==> flow/design.v <==
`timescale 1ns / 1ps
module DilatedCausal1DConv #(
    parameter integer DILATION_FACTOR = 2,
    parameter integer KERNEL_SIZE = 3,
    parameter integer INPUT_CHANNELS = 16,
    parameter integer OUTPUT_CHANNELS = 16
)(
    input clk,
    input reset,
    input wire [INPUT_CHANNELS*8-1:0] x,  
    output reg [OUTPUT_CHANNELS*8-1:0] y,  
    input h_write,
    input [7:0] h_index_channel,
    input [7:0] h_index_filter,
    input [7:0] h_value    
    );
    localparam integer TAPS = DILATION_FACTOR*(KERNEL_SIZE-1) + 1;
    reg signed [7:0] h [0:INPUT_CHANNELS*KERNEL_SIZE-1];        
    reg signed [7:0] x_delay [0:INPUT_CHANNELS*TAPS-1];          
    reg signed [15:0] mul [0:INPUT_CHANNELS*KERNEL_SIZE-1];
    reg signed [15:0] sum [0:OUTPUT_CHANNELS-1];
    integer i,j;
    always @(posedge clk or posedge reset) begin
        if(reset) begin
        for(i = 0; i <= INPUT_CHANNELS-1; i= i+1) begin
            for (j = 0; j <= (DILATION_FACTOR*(KERNEL_SIZE-1)); j = j + 1) begin
                x_delay[i*TAPS+j] <= 8'sh0;
            end           
        end
    end
        else begin
        for(i = 0; i <= INPUT_CHANNELS-1; i= i+1) begin
            for(j=(DILATION_FACTOR*(KERNEL_SIZE-1)); j>0; j=j-1) begin
                x_delay[i*TAPS+j] <= x_delay[i*TAPS+j-1];
            end
            x_delay[i*TAPS] <= x[i*8 +: 8];
        end
    end
end
    always @ (posedge clk or posedge reset) begin  
        if(reset) begin
            for(i = 0; i <= INPUT_CHANNELS-1; i= i+1) begin
                for(j=0; j<KERNEL_SIZE; j=j+1) begin
                    h[i*KERNEL_SIZE+j] <= 8'd1 + j;
                end
            end
        end
        else begin
            for(i = 0; i <= INPUT_CHANNELS-1; i= i+1) begin
                for(j=0; j<KERNEL_SIZE; j=j+1) begin
                    if(h_write == 1 && h_index_channel == i && h_index_filter == j) begin
                        h[i*KERNEL_SIZE+j] <= h_value;
                    end
                end
            end
        end
    end    
always @(*) begin
    for(i = 0; i <= INPUT_CHANNELS-1; i= i+1) begin
        sum[i] = 0;
        for (j = 0; j < KERNEL_SIZE; j = j + 1) begin
            sum[i] = sum[i] + mul[i*KERNEL_SIZE+j];
        end
     end
end
always @(*) begin
    for(i = 0; i <= INPUT_CHANNELS-1; i= i+1) begin
        for(j=0; j< KERNEL_SIZE; j = j + 1) begin
            mul[i*KERNEL_SIZE+j] = x_delay[i*TAPS+DILATION_FACTOR * j] * h[i*KERNEL_SIZE+j];
        end
    end
end
always @(posedge clk or posedge reset) begin
    if (reset) begin
        for(i = 0; i <= OUTPUT_CHANNELS-1; i= i+1) begin
            y[i*8 +: 8] <= 8'sh0;
        end
    end
    else begin
        for(i = 0; i <= OUTPUT_CHANNELS-1; i= i+1) begin
            if(sum[i] >= 127) begin
                y[i*8 +: 8] <= 8'd127;
            end
            else if(sum[i] <=-128) begin
                y[i*8 +: 8] <= -8'd128;
            end
            else begin
                y[i*8 +: 8] <= sum[i][7:0];
            end
        end    
    end
end
endmodule
# Step by step through the tools: DilatedCausal1DConv
# Tool output for the design above, in the order of the flow.
# Line numbers count from 1 in the design file above.
inputs:
  top: "DilatedCausal1DConv"
  clock_port: "clk"
  library: "sky130hd"
  lib_corner: "tt_025C_1v80"

# Word level
# Source: Yosys, flattened and elaborated. Widths are those after wreduce; folded enables and synchronous resets count as part of the registers. Registers that Yosys merges into a memory's read port (data or address) are not register bits. Print and check cells do not count. Equal cells are merged and count once.
classes:
  addsub: 32
  n_mul: 48
  compare: 32
  eq_ne: 17
  mux: 32
  n_reduce_logical: 66
ops:
  columns: ["cell", "count"]
  rows:
  - ["multiplier 8 x 8 -> 16 bit", 48]
  - ["adder 16 bit", 32]
  - [">= comparator 16 x 8 -> 1 bit with constant B", 16]
  - ["<= comparator 16 x 8 -> 1 bit with constant B", 16]
  - ["two-way mux 8 bit", 32]
  - ["logical AND 1 bit", 64]
  - ["== test 8 x 4 -> 1 bit with constant B", 8]
  - ["== test 8 x 3 -> 1 bit with constant B", 4]
  - ["== test 8 x 2 -> 1 bit with constant B", 3]
  - ["== test 8 x 1 -> 1 bit with constant B", 2]
  - ["logical NOT 8 bit", 2]
bits:
  reg_bits: 1152
  inputBits: 155
  out_inout_bits: 128
  wordCells: 356

# Logic depth
# Yosys ltp: most cells in a row. Word level: on the elaborated netlist, between registers, memories and ports. Mapped: between sequential cells and ports; inverters and the memories' decode and read muxes count.
depth:
  ltp_word: 6
  ABC_AREA: 0
  ltp_mapped: 25
  mapped_depth_nobuf: 24

# Mapped cells and area
# The flow's flattened synthesis, as Yosys stat reports it; memories are mapped. The netlist is that of the ABC_AREA named above (0 if unset); the other value can give another one.
synth_totals:
  stdcells: 15122
  area_mm2: 0.1594329
  sequential_area_mm2: 0.0289077
  ff_cells: 1152
  buf_cells: 115
by_type:
  columns: ["cell", "count", "area_total_um2"]
  rows:
  - ["sky130_fd_sc_hd__fa_1", 3408, 6.82E+04]
  - ["sky130_fd_sc_hd__dfrtp_1", 1088, 2.72E+04]
  - ["sky130_fd_sc_hd__inv_1", 4130, 1.55E+04]
  - ["sky130_fd_sc_hd__ha_1", 1168, 1.46E+04]
  - ["sky130_fd_sc_hd__and2_1", 1623, 1.02E+04]
  - ["sky130_fd_sc_hd__nand2_1", 1178, 4.42E+03]
  - ["sky130_fd_sc_hd__mux2_2", 356, 4.01E+03]
  - ["sky130_fd_sc_hd__xnor2_1", 408, 3.57E+03]
  - ["sky130_fd_sc_hd__dfstp_2", 64, 1.68E+03]
  - ["sky130_fd_sc_hd__nor2_1", 335, 1.26E+03]
  - ["sky130_fd_sc_hd__nand2b_1", 195, 1219.92]
  - ["sky130_fd_sc_hd__xor2_1", 95, 832.048]
  - ["sky130_fd_sc_hd__o21a_1", 87, 653.126]
  - ["sky130_fd_sc_hd__o21ai_0", 128, 640.614]
  - ["sky130_fd_sc_hd__a21oi_1", 123, 615.59]
  - ["sky130_fd_sc_hd__a21o_1", 70, 525.504]
  - ["sky130_fd_sc_hd__clkbuf_1", 113, 424.157]
  - ["sky130_fd_sc_hd__nor3_1", 72, 360.346]
# Not listed: further types 64, cells in them 481.

# Timing after synthesis
# Path of least setup slack by OpenSTA after synthesis, without wires, with an ideal clock, recovery checks aside; 20% of the period is set as input and as output delay. Where synthesis merged equal registers, the netlist keeps one of their names.
synth_path:
  path_type: "register to register"
  startpoint: "register h[29][0]"
  endpoint: "register y[76]"
  tclk_ns: 7.0
  setup_ns: 0.127
  launch_ns: 0.000
  arrival_time_ns: 6.627
  t_required_ns: 6.873
  path_slack_ns: 0.246
  delay_ns: 6.754
  driving_pins: 23
  path_buffers: 0
  period_less_setup_slack_ns: 6.754
# "delay_ns" is the arrival time less input delay plus setup time.
# "driving_pins" counts driving pins, that of a launching flip-flop among them; a cell with two outputs on the path counts twice.
# "period_less_setup_slack_ns" is the clock period less the worst setup slack; recovery checks do not enter. This is arithmetic on one report: input and output delays are still those of the set period (20% each).
# Between the ends stands the longest chain of elaborated cells between them, by number of cells; it is not shown to be the way that was timed. Of several equally long chains one is given.
# A line is the first line of the expression or statement that the cell stems from. Yosys adds cells for indexed reads and writes and turns some case tables into memories.
# At most two assigning lines are given for a register; there are more.
synth_via:
  path_cell_list: "sky130_fd_sc_hd__dfstp_2 -> sky130_fd_sc_hd__nand2_1 -> sky130_fd_sc_hd__fa_1 -> sky130_fd_sc_hd__inv_1 -> sky130_fd_sc_hd__fa_1 -> sky130_fd_sc_hd__inv_1 -> sky130_fd_sc_hd__fa_1 -> sky130_fd_sc_hd__fa_1 -> sky130_fd_sc_hd__inv_1 -> sky130_fd_sc_hd__fa_1 -> sky130_fd_sc_hd__fa_1 -> sky130_fd_sc_hd__inv_1 -> sky130_fd_sc_hd__fa_1 -> sky130_fd_sc_hd__inv_1 -> sky130_fd_sc_hd__ha_1 -> sky130_fd_sc_hd__or4_1 -> sky130_fd_sc_hd__o21ai_0 -> sky130_fd_sc_hd__o31ai_1 -> sky130_fd_sc_hd__a211oi_1 -> sky130_fd_sc_hd__nor3_1 -> sky130_fd_sc_hd__or4_1 -> sky130_fd_sc_hd__and2b_4 -> sky130_fd_sc_hd__or2_2"
  elab_chain_len: 5
  cells_between: 6
  lines_between: 4
  classes_between: "add/sub (1); mul (1); compare (2); mux (2)"
synth_lines:
  columns: ["element", "line", "rtl"]
  rows:
  - ["start: declaration", 18, "reg signed [7:0] h [0:INPUT_CHANNELS*KERNEL_SIZE-1];"]
  - ["start: assignment", 44, "h[i*KERNEL_SIZE+j] <= 8'd1 + j;"]
  - ["start: assignment", 52, "h[i*KERNEL_SIZE+j] <= h_value;"]
  - ["multiplier 8 x 8 -> 16 bit", 69, "mul[i*KERNEL_SIZE+j] = x_delay[i*TAPS+DILATION_FACTOR * j] * h[i*KERNEL_SIZE+j];"]
  - ["adder 16 bit", 62, "sum[i] = sum[i] + mul[i*KERNEL_SIZE+j];"]
  - ["<= comparator 16 x 8 -> 1 bit", 84, "else if(sum[i] <=-128) begin"]
  - ["two-way mux 8 bit", 84, null]
  - ["two-way mux 8 bit", 81, "if(sum[i] >= 127) begin"]
  - ["end: assignment", 85, "y[i*8 +: 8] <= -8'd128;"]
  - ["end: assignment", 88, "y[i*8 +: 8] <= sum[i][7:0];"]
  - ["end: declaration", 11, "output reg [OUTPUT_CHANNELS*8-1:0] y,"]

# Timing after layout
# From the final timing report of entry A: the path of least setup slack in the routed layout; clock arrival at registers is part of the times.
layout_path:
  path_type: "register to register"
  startpoint: "register x_delay[47][7]"
  endpoint: "register y[73]"
  tclk_ns: 6.95
  setup_ns: 0.11
  launch_ns: 0.81
  arrival_time_ns: 7.65
  t_required_ns: 7.66
  path_slack_ns: 0.00
  driving_pins: 22
  path_buffers: 2
# Between the ends stands the longest chain of elaborated cells between them, by number of cells; it is not shown to be the way that was timed. Of several equally long chains one is given.
# At most two assigning lines are given for a register; there are more.
layout_via:
  path_cell_list: "sky130_fd_sc_hd__dfrtp_1 -> sky130_fd_sc_hd__nand2_1 -> sky130_fd_sc_hd__inv_1 -> sky130_fd_sc_hd__fa_1 -> sky130_fd_sc_hd__fa_1 -> sky130_fd_sc_hd__fa_1 -> sky130_fd_sc_hd__fa_1 -> sky130_fd_sc_hd__fa_1 -> sky130_fd_sc_hd__fa_1 -> sky130_fd_sc_hd__inv_1 -> sky130_fd_sc_hd__fa_1 -> sky130_fd_sc_hd__inv_1 -> sky130_fd_sc_hd__ha_1 -> sky130_fd_sc_hd__or4_4 -> sky130_fd_sc_hd__o221ai_2 -> sky130_fd_sc_hd__buf_4 -> sky130_fd_sc_hd__xor2_2 -> sky130_fd_sc_hd__nand4_1 -> sky130_fd_sc_hd__or4_4 -> sky130_fd_sc_hd__and2b_4 -> sky130_fd_sc_hd__buf_6 -> sky130_fd_sc_hd__a21o_1"
  elab_chain_len: 6
  cells_between: 7
  lines_between: 4
  classes_between: "add/sub (2); mul (1); compare (2); mux (2)"
layout_lines:
  columns: ["element", "line", "rtl"]
  rows:
  - ["start: declaration", 19, "reg signed [7:0] x_delay [0:INPUT_CHANNELS*TAPS-1];"]
  - ["start: assignment", 27, "x_delay[i*TAPS+j] <= 8'sh0;"]
  - ["start: assignment", 34, "x_delay[i*TAPS+j] <= x_delay[i*TAPS+j-1];"]
  - ["multiplier 8 x 8 -> 16 bit", 69, "mul[i*KERNEL_SIZE+j] = x_delay[i*TAPS+DILATION_FACTOR * j] * h[i*KERNEL_SIZE+j];"]
  - ["adder 16 bit x2", 62, "sum[i] = sum[i] + mul[i*KERNEL_SIZE+j];"]
  - ["<= comparator 16 x 8 -> 1 bit", 84, "else if(sum[i] <=-128) begin"]
  - ["two-way mux 8 bit", 84, null]
  - ["two-way mux 8 bit", 81, "if(sum[i] >= 127) begin"]
  - ["end: assignment", 85, "y[i*8 +: 8] <= -8'd128;"]
  - ["end: assignment", 88, "y[i*8 +: 8] <= sum[i][7:0];"]
  - ["end: declaration", 11, "output reg [OUTPUT_CHANNELS*8-1:0] y,"]

# Measured data: module DilatedCausal1DConv, platform sky130hd, 5 stored runs of the flow under differing settings, order arbitrary. Input and output delays are each 20% of the period that was set; the output load is 0.01 pF.
# "achieved_period_ns": clock period set for the run, less the worst setup slack. It is reckoned from that one timing run; input and output delays stay at 20% of the period that was set.
# "worst_path_ns" means the part of the period allowed to the worst setup path (the constraints hold back 20% at inputs and 20% at outputs) less its slack; where the path has registers, the arrival times of their clocks count too.
# "power_mw" rests on the timing tool's default activity at the inputs, not on a simulated workload.
runs:
  - name: "entry A"
    settings:
      CORE_UTILIZATION: 65
      period_ns: 6.95
      CAP_MARGIN: 20
      CORE_MARGIN: 2
      SLEW_MARGIN: 20
    results:
      utilization_pct: 72.6
      total_die_area_mm2: 0.249261
      power_mw: 20.975
      achieved_period_ns: 6.947
      final_setup_ws_ns: 0.003
      holdWs_ns: 0.330
      tns_ns: 0.000
      worst_path_ns: 6.95
      critical_path_kind: "register to register"
      synthesis_area_mm2: 0.1594329
      finalCellArea_mm2: 0.176905
  - name: "entry B"
    settings:
      CORE_UTILIZATION: 43
      GPL_ROUTABILITY_DRIVEN: 0
      GPL_TIMING_DRIVEN: 0
      HOLD_SLACK_MARGIN: -0.06
      PLACE_DENSITY_LB_ADDON: 0.18
      SETUP_SLACK_MARGIN: 0.89
      SLEW_MARGIN: 30
      TNS_END_PERCENT: 90
      period_ns: 5.27
      CAP_MARGIN: 20
      CORE_MARGIN: 2
    results:
      total_die_area_mm2: 0.375659
      power_mw: 29.629
      holdWs_ns: 0.330
      finalCellArea_mm2: 0.188602
      synthesis_area_mm2: 0.1594329
      utilization_pct: 51.1
      tns_ns: -161.076
      worst_path_ns: 6.98
      critical_path_kind: "register to register"
      achieved_period_ns: 6.976
      final_setup_ws_ns: -1.706
  - name: "entry C"
    settings:
      ABC_AREA: 0
      CAP_MARGIN: 0
      CORE_ASPECT_RATIO: 0.61
      CORE_MARGIN: 9
      CORE_UTILIZATION: 54
      CTS_CLUSTER_DIAMETER: 44
      CTS_CLUSTER_SIZE: 28
      MAX_ROUTING_LAYER: "met5"
      MIN_ROUTING_LAYER: "met1"
      PLACE_DENSITY_LB_ADDON: 0.09
      SETUP_SLACK_MARGIN: 1.81
      period_ns: 10.7
      SLEW_MARGIN: 20
    results:
      achieved_period_ns: 7.569
      finalCellArea_mm2: 0.174167
      total_die_area_mm2: 0.315731
      utilization_pct: 59.4
      power_mw: 14.679
      final_setup_ws_ns: 3.131
      worst_path_ns: 7.57
      critical_path_kind: "register to register"
      tns_ns: 0.000
      synthesis_area_mm2: 0.1594329
      holdWs_ns: 0.322
  - name: "entry D"
    settings:
      CAP_MARGIN: 10
      CELL_PAD_IN_SITES_DETAIL_PLACEMENT: 0
      CORE_UTILIZATION: 59
      CTS_CLUSTER_SIZE: 90
      GPL_TIMING_DRIVEN: 1
      MAX_ROUTING_LAYER: "met5"
      MIN_ROUTING_LAYER: "met2"
      PLACE_DENSITY_LB_ADDON: 0.16
      SETUP_SLACK_MARGIN: -0.27
      period_ns: 11.0
      CORE_MARGIN: 2
      SLEW_MARGIN: 20
    results:
      utilization_pct: 64.2
      tns_ns: 0.000
      worst_path_ns: 7.54
      critical_path_kind: "register to register"
      holdWs_ns: 0.334
      total_die_area_mm2: 0.274398
      power_mw: 13.159
      synthesis_area_mm2: 0.1594329
      achieved_period_ns: 7.542
      finalCellArea_mm2: 0.17218
      final_setup_ws_ns: 3.458
  - name: "entry E"
    settings:
      period_ns: 7.0
      CAP_MARGIN: 20
      CORE_MARGIN: 2
      CORE_UTILIZATION: 40
      SLEW_MARGIN: 20
    results:
      achieved_period_ns: 6.894
      tns_ns: 0.000
      worst_path_ns: 6.89
      critical_path_kind: "register to register"
      total_die_area_mm2: 0.403651
      finalCellArea_mm2: 0.179855
      holdWs_ns: 0.318
      utilization_pct: 45.4
      power_mw: 21.260
      final_setup_ws_ns: 0.106
      synthesis_area_mm2: 0.1594329
